==> flow/design.v <==
`timescale 1ns / 1ps
module mem32 (
    input Clk,                
    input rst,              
    input wr,         
    input rd,            
    input [3:0] in_add,      
    input [31:0] Data_in_32,  
    output reg [31:0] Data_out_32,  
    output reg valid
);
    reg [7:0] A [0:15];  
    always @(posedge Clk or posedge rst) begin
        if (rst) begin
            Data_out_32 <= 32'b0;
            valid <= 0;
        end else begin
            case ({wr, rd}) 
                2'b10: begin
                    if (in_add <= 12) begin  
                        A[in_add]     <= Data_in_32[7:0];    
                        A[in_add + 1] <= Data_in_32[15:8];   
                        A[in_add + 2] <= Data_in_32[23:16];  
                        A[in_add + 3] <= Data_in_32[31:24];  
                        valid <= 0;
                    end
                end
                2'b01: begin
                    if (in_add <= 12) begin  
                        Data_out_32[7:0]    <= A[in_add];      
                        Data_out_32[15:8]   <= A[in_add + 1];  
                        Data_out_32[23:16]  <= A[in_add + 2];  
                        Data_out_32[31:24]  <= A[in_add + 3]; 
                        valid <= 1; 
                    end else begin
                        Data_out_32 <= 32'b0; 
                        valid <= 0; 
                    end
                end
                default: begin
                    Data_out_32 <= 32'b0;  
                    valid <= 0;
                end
            endcase
        end
    end
endmodule
; ---- Reports on mem32
; Tool output for the design above before and after an edit, in the order of the flow.
; Lines under "orig" count in the file above, lines under "edited" in the edited file.
; "diff": "edited" minus "orig" as printed here. "rel_change_pct": 100 x difference / "orig".
; Library cell names are shortened.
; The mark - stands for no value.
[design]
top_module = mem32
clock = Clk
lib = sky130hd
pvt_corner = tt_025C_1v80

; ---- Diff
; The edit as a unified diff against the file above.
; The edit is scripted: it alters the design's behaviour and was not made to optimise anything.
; begin of diff
@@ -29,5 +29,5 @@
                     if (in_add <= 12) begin  
                         Data_out_32[7:0]    <= A[in_add];      
-                        Data_out_32[15:8]   <= A[in_add + 1];  
+                        Data_out_32[15:8]   <= A[in_add ^ 1];  
                         Data_out_32[23:16]  <= A[in_add + 2];  
                         Data_out_32[31:24]  <= A[in_add + 3]; 
; end of diff

; ---- Elaborated design
; Yosys after proc, flatten, opt, wreduce and memory -nomap, before mapping. Print and check cells are not counted. Equal cells are merged and count once.
[op_classes]
columns = item, orig, edited, diff, rel_change_pct
row1 = div_mod_pow, 0, 0, 0, -
row2 = eq_ne, 63, 78, 15, 23.81
row3 = multipliers, 0, 0, 0, -
row4 = n_addsub, 3, 3, 0, 0.00
row5 = n_reduce_logical, 36, 37, 1, 2.78
row6 = logic, 1, 2, 1, 100.00
row7 = n_shift, 0, 0, 0, -
row8 = muxes, 79, 79, 0, 0.00
row9 = compare, 1, 1, 0, 0.00
[ops]
columns = cell, orig, edited, diff, rel_change_pct
row1 = == test 4 bit (second input constant), 32, 40, 8, 25.00
row2 = == test 4 x 3 -> 1 bit (second input constant), 16, 20, 4, 25.00
row3 = == test 4 x 2 -> 1 bit (second input constant), 8, 10, 2, 25.00
row4 = == test 4 x 1 -> 1 bit (second input constant), 4, 5, 1, 25.00
row5 = zero test 4 bit, 4, 5, 1, 25.00
row6 = NOT 1 bit, 1, 2, 1, 100.00
row7 = two-way mux 8 bit, 68, 68, 0, 0.00
row8 = AND reduction 4 bit, 16, 16, 0, 0.00
row9 = nonzero test 4 bit, 16, 16, 0, 0.00
row10 = parallel mux 8 bit (select 16 bit), 4, 4, 0, 0.00
row11 = parallel mux 8 bit (select 2 bit), 4, 4, 0, 0.00
row12 = adder 4 x 2 -> 4 bit (second input constant), 2, 2, 0, 0.00
row13 = two-way mux 1 bit, 2, 2, 0, 0.00
row14 = adder 4 x 1 -> 4 bit (second input constant), 1, 1, 0, 0.00
row15 = == test 2 x 1 -> 1 bit (second input constant), 1, 1, 0, 0.00
row16 = == test 2 bit (second input constant), 1, 1, 0, 0.00
row17 = less-or-equal comparator 4 bit (second input constant), 1, 1, 0, 0.00
row18 = != test 2 bit (second input constant), 1, 1, 0, 0.00
row19 = parallel mux 1 bit (select 2 bit), 1, 1, 0, 0.00
[word_totals]
columns = item, orig, edited, diff, rel_change_pct
row1 = mem_bits_ro, 0, 0, 0, -
row2 = mem_count, 0, 0, 0, -
row3 = latchBits, 0, 0, 0, -
row4 = clocked_rd_ports_x_width, 0, 0, 0, -
row5 = ff_bits, 161, 161, 0, 0.00
row6 = word_cells, 201, 218, 17, 8.46
row7 = ramBits, 0, 0, 0, -

; ---- Depth
; Depth = most cells in a row (Yosys ltp): at word level without a register or memory, in the mapped netlist without a sequential cell, where the memories' decode and read muxes count.
[logic_depth]
columns = item, orig, edited, diff, rel_change_pct
row1 = word_depth, 5, 5, 0, 0.00
row2 = ABC_AREA, 0, 0, -, -
row3 = mapped_depth, 13, 13, 0, 0.00

; ---- Mapped cells and area
; The flow's flattened synthesis, as Yosys stat reports it; memories are mapped. The netlist is that of the ABC_AREA named above (0 if unset); the other value can give another one.
[by_type]
columns = cell_type, orig, edited, diff, rel_change_pct
row1 = nor2_1, 138, 102, -36, -26.09
row2 = o21ai_0, 84, 114, 30, 35.71
row3 = clkbuf_1, 90, 69, -21, -23.33
row4 = mux2_2, 26, 47, 21, 80.77
row5 = and3_1, 26, 11, -15, -57.69
row6 = nand2_1, 195, 181, -14, -7.18
row7 = o21ai_1, 5, 19, 14, 280.00
row8 = a21o_1, 86, 74, -12, -13.95
row9 = a22oi_1, 31, 43, 12, 38.71
row10 = a21oi_1, 72, 83, 11, 15.28
row11 = buf_4, 9, 20, 11, 122.22
row12 = nand3_1, 51, 43, -8, -15.69
row13 = nor3_1, 33, 25, -8, -24.24
row14 = a31oi_1, 16, 8, -8, -50.00
row15 = nor2_4, 1, 9, 8, 800.00
row16 = a2111oi_0, 8, 1, -7, -87.50
row17 = o31ai_1, 10, 4, -6, -60.00
row18 = o221ai_1, 4, 10, 6, 150.00
; The list need not be complete.
[mapped]
columns = item, orig, edited, diff, rel_change_pct
row1 = seqArea_um2, 4669.5, 4669.5, 0.0, 0.00
row2 = flip_flops, 161, 161, 0, 0.00
row3 = mapped_area_um2, 14029.7, 14340.0, 310.3, 2.21
row4 = buf_cells, 179, 170, -9, -5.03
row5 = cell_count, 1646, 1631, -15, -0.91

; ---- Path before layout
; OpenSTA on the mapped netlist: ideal clock, no wires. The path of least setup slack (recovery checks aside). Input and output delay are each 20% of the period. Register names are those of the netlist, which keeps one name where synthesis merged equal registers.
[synth_timing]
columns = item, orig, edited, diff, rel_change_pct
row1 = path_type, input -> register, input -> register, -, -
row2 = startpoint, input port in_add[1], input port in_add[1], -, -
row3 = endpoint, register A[10][0], register A[10][0], -, -
row4 = setup_slack_ns, 1.125, 1.161, 0.036, -
row5 = period_ns, 5.0, 5.0, 0.0, 0.00
row6 = driving_pins, 12, 11, -1, -8.33
row7 = t_first_pin_ns, 1.000, 1.000, 0.000, 0.00
row8 = setup_time_ns, 0.370, 0.378, 0.008, -
row9 = delay_ns, 2.875, 2.839, -0.036, -1.25
row10 = t_arrival_ns, 3.505, 3.461, -0.044, -1.26
row11 = period_less_setup_slack_ns, 3.875, 3.839, -0.036, -0.93
; "delay_ns" is the arrival time less input delay plus setup time.
; "driving_pins" counts driving pins, that of a launching flip-flop among them; a cell with two outputs on the path counts twice.
; "period_less_setup_slack_ns" is the clock period less the worst setup slack; recovery checks do not enter. This is arithmetic on one report: input and output delays are still those of the set period (20% each).
; Between the ends stands the longest chain of elaborated cells between them, by number of cells; it is not shown to be the way that was timed. Of several equally long chains one is given.
; A line is the first line of the expression or statement that the cell stems from. Yosys adds cells for indexed reads and writes and turns some case tables into memories.
; Lines with a computed index may be missing from the assigning lines.
; orig: The path ends at the enable pin of a flip-flop; only ways to that pin are counted.
[synth_between_orig]
cell_sequence = buf_2 buf_2 inv_1 clkbuf_1 ha_1 o21ai_1 nand2_4 nor2_1 clkbuf_1 buf_2 nor3_1 nor2_1
elab_chain_len = 4
[synth_lines_orig]
columns = item, line
row1 = "start, declared", 7  ; input [3:0] in_add,
row2 = adder 4 x 1 -> 4 bit, 22  ; A[in_add + 1] <= Data_in_32[15:8];
row3 = == test 4 bit, 22
row4 = nonzero test 4 bit, -
row5 = AND reduction 4 bit, -
row6 = "end, assigned", 21  ; A[in_add]     <= Data_in_32[7:0];
row7 = "end, declared", 12  ; reg [7:0] A [0:15];
; edited: The path ends at the enable pin of a flip-flop; only ways to that pin are counted.
[synth_between_edited]
cell_sequence = buf_2 buf_2 inv_1 clkbuf_1 ha_1 buf_2 inv_1 nor3_2 buf_2 nor2_1 a31oi_1
elab_chain_len = 4
[synth_lines_edited]
columns = item, line
row1 = "start, declared", 7  ; input [3:0] in_add,
row2 = adder 4 x 1 -> 4 bit, 22  ; A[in_add + 1] <= Data_in_32[15:8];
row3 = == test 4 bit, 22
row4 = nonzero test 4 bit, -
row5 = AND reduction 4 bit, -
row6 = "end, assigned", 21  ; A[in_add]     <= Data_in_32[7:0];
row7 = "end, declared", 12  ; reg [7:0] A [0:15];

; ---- Worst path after layout
; From the final timing report of the runs of pair 1: the path of least setup slack in the routed layout; clock arrival at registers is part of the times.
[layout_timing]
columns = item, orig, edited, diff, rel_change_pct
row1 = path_type, input -> register, input -> register, -, -
row2 = startpoint, input port in_add[1], input port in_add[1], -, -
row3 = endpoint, register Data_out_32[26], register Data_out_32[16], -, -
row4 = setup_slack_ns, 0.76, 0.63, -0.13, -
row5 = period_ns, 4.06, 4.06, 0.00, 0.00
row6 = driving_pins, 10, 8, -2, -20.00
row7 = t_arrival_ns, 3.64, 3.76, 0.12, 3.30
row8 = setup_time_ns, 0.12, 0.12, 0.00, -
row9 = t_first_pin_ns, 0.81, 0.81, 0.00, 0.00
; Between the ends stands the longest chain of elaborated cells between them, by number of cells; it is not shown to be the way that was timed. Of several equally long chains one is given.
; A register here has more assigning lines than the two given.
[layout_between_orig]
cell_sequence = buf_4 ha_1 or3_1 nand2_4 nor2_1 buf_4 buf_4 a2111oi_0 buf_4 a32oi_1
elab_chain_len = 5
[layout_lines_orig]
columns = item, line
row1 = "start, declared", 7  ; input [3:0] in_add,
row2 = adder 4 x 2 -> 4 bit, 33  ; Data_out_32[31:24]  <= A[in_add + 3];
row3 = == test 4 bit, 33
row4 = parallel mux 8 bit (select 16 bit), 33
row5 = two-way mux 8 bit, 29  ; if (in_add <= 12) begin
row6 = parallel mux 8 bit (select 2 bit), 18  ; case ({wr, rd})
row7 = "end, assigned", 15  ; Data_out_32 <= 32'b0;
row8 = "end, assigned", 33
row9 = "end, declared", 9  ; output reg [31:0] Data_out_32,
[layout_between_edited]
cell_sequence = buf_2 ha_1 xnor2_4 buf_4 mux2i_1 mux2i_1 a22oi_1 o211ai_1
elab_chain_len = 5
[layout_lines_edited]
columns = item, line
row1 = "start, declared", 7  ; input [3:0] in_add,
row2 = adder 4 x 2 -> 4 bit, 32  ; Data_out_32[23:16]  <= A[in_add + 2];
row3 = == test 4 bit, 32
row4 = parallel mux 8 bit (select 16 bit), 32
row5 = two-way mux 8 bit, 29  ; if (in_add <= 12) begin
row6 = parallel mux 8 bit (select 2 bit), 18  ; case ({wr, rd})
row7 = "end, assigned", 15  ; Data_out_32 <= 32'b0;
row8 = "end, assigned", 32
row9 = "end, declared", 9  ; output reg [31:0] Data_out_32,

; ---- Measured runs
; Runs of the flow (Yosys, OpenROAD) on both versions; the two runs of a pair have the same settings. The constraints put input and output delay at 20% of the set period each and load the outputs with 0.01 pF.
[flow_settings_pair_1]
CORE_UTILIZATION = 40
period_ns = 4.06
CAP_MARGIN = 20
CORE_MARGIN = 2
SLEW_MARGIN = 20
[results_pair_1]
columns = item, orig, edited, diff, rel_change_pct
row1 = synthArea_um2, 14029.7, 14340.0, 310.3, 2.21
row2 = worstSetupSlack_ns, 0.756, 0.633, -0.123, -
row3 = total_power_mw, 5.210, 5.250, 0.040, 0.77
row4 = period_reached_ns, 3.304, 3.427, 0.123, 3.72
row5 = layout_utilization_pct, 47.1, 46.6, -0.5, -
row6 = ws_hold_ns, 0.480, 0.487, 0.007, -
row7 = tns_setup_ns, 0.000, 0.000, 0.000, -
row8 = die_um2, 36588.0, 37380.4, 792.4, 2.17
[flow_settings_pair_2]
ABC_AREA = 1
CAP_MARGIN = 30
CELL_PAD_IN_SITES_GLOBAL_PLACEMENT = 2
CORE_MARGIN = 10
CORE_UTILIZATION = 19
CTS_CLUSTER_SIZE = 35
MAX_ROUTING_LAYER = met4
PLACE_DENSITY_LB_ADDON = 0.22
SETUP_SLACK_MARGIN = 0.22
period_ns = 6.24
SLEW_MARGIN = 20
[results_pair_2]
columns = item, orig, edited, diff, rel_change_pct
row1 = synthArea_um2, 13232.7, 13544.2, 311.5, 2.35
row2 = worstSetupSlack_ns, 1.460, 1.893, 0.433, -
row3 = total_power_mw, 3.147, 3.112, -0.035, -1.11
row4 = period_reached_ns, 4.780, 4.347, -0.433, -9.06
row5 = layout_utilization_pct, 22.9, 22.5, -0.4, -
row6 = ws_hold_ns, 0.484, 0.479, -0.005, -
row7 = tns_setup_ns, 0.000, 0.000, 0.000, -
row8 = die_um2, 80602.0, 82366.1, 1764.1, 2.19
; "period_reached_ns" is the run's clock period less its worst setup slack. It is reckoned from that one timing run; input and output delays stay at 20% of the period that was set.
; By "total_power_mw" is meant OpenSTA's value without simulated activity: inputs other than the clock are taken to toggle once in ten clock periods, and the tool carries that through the logic.
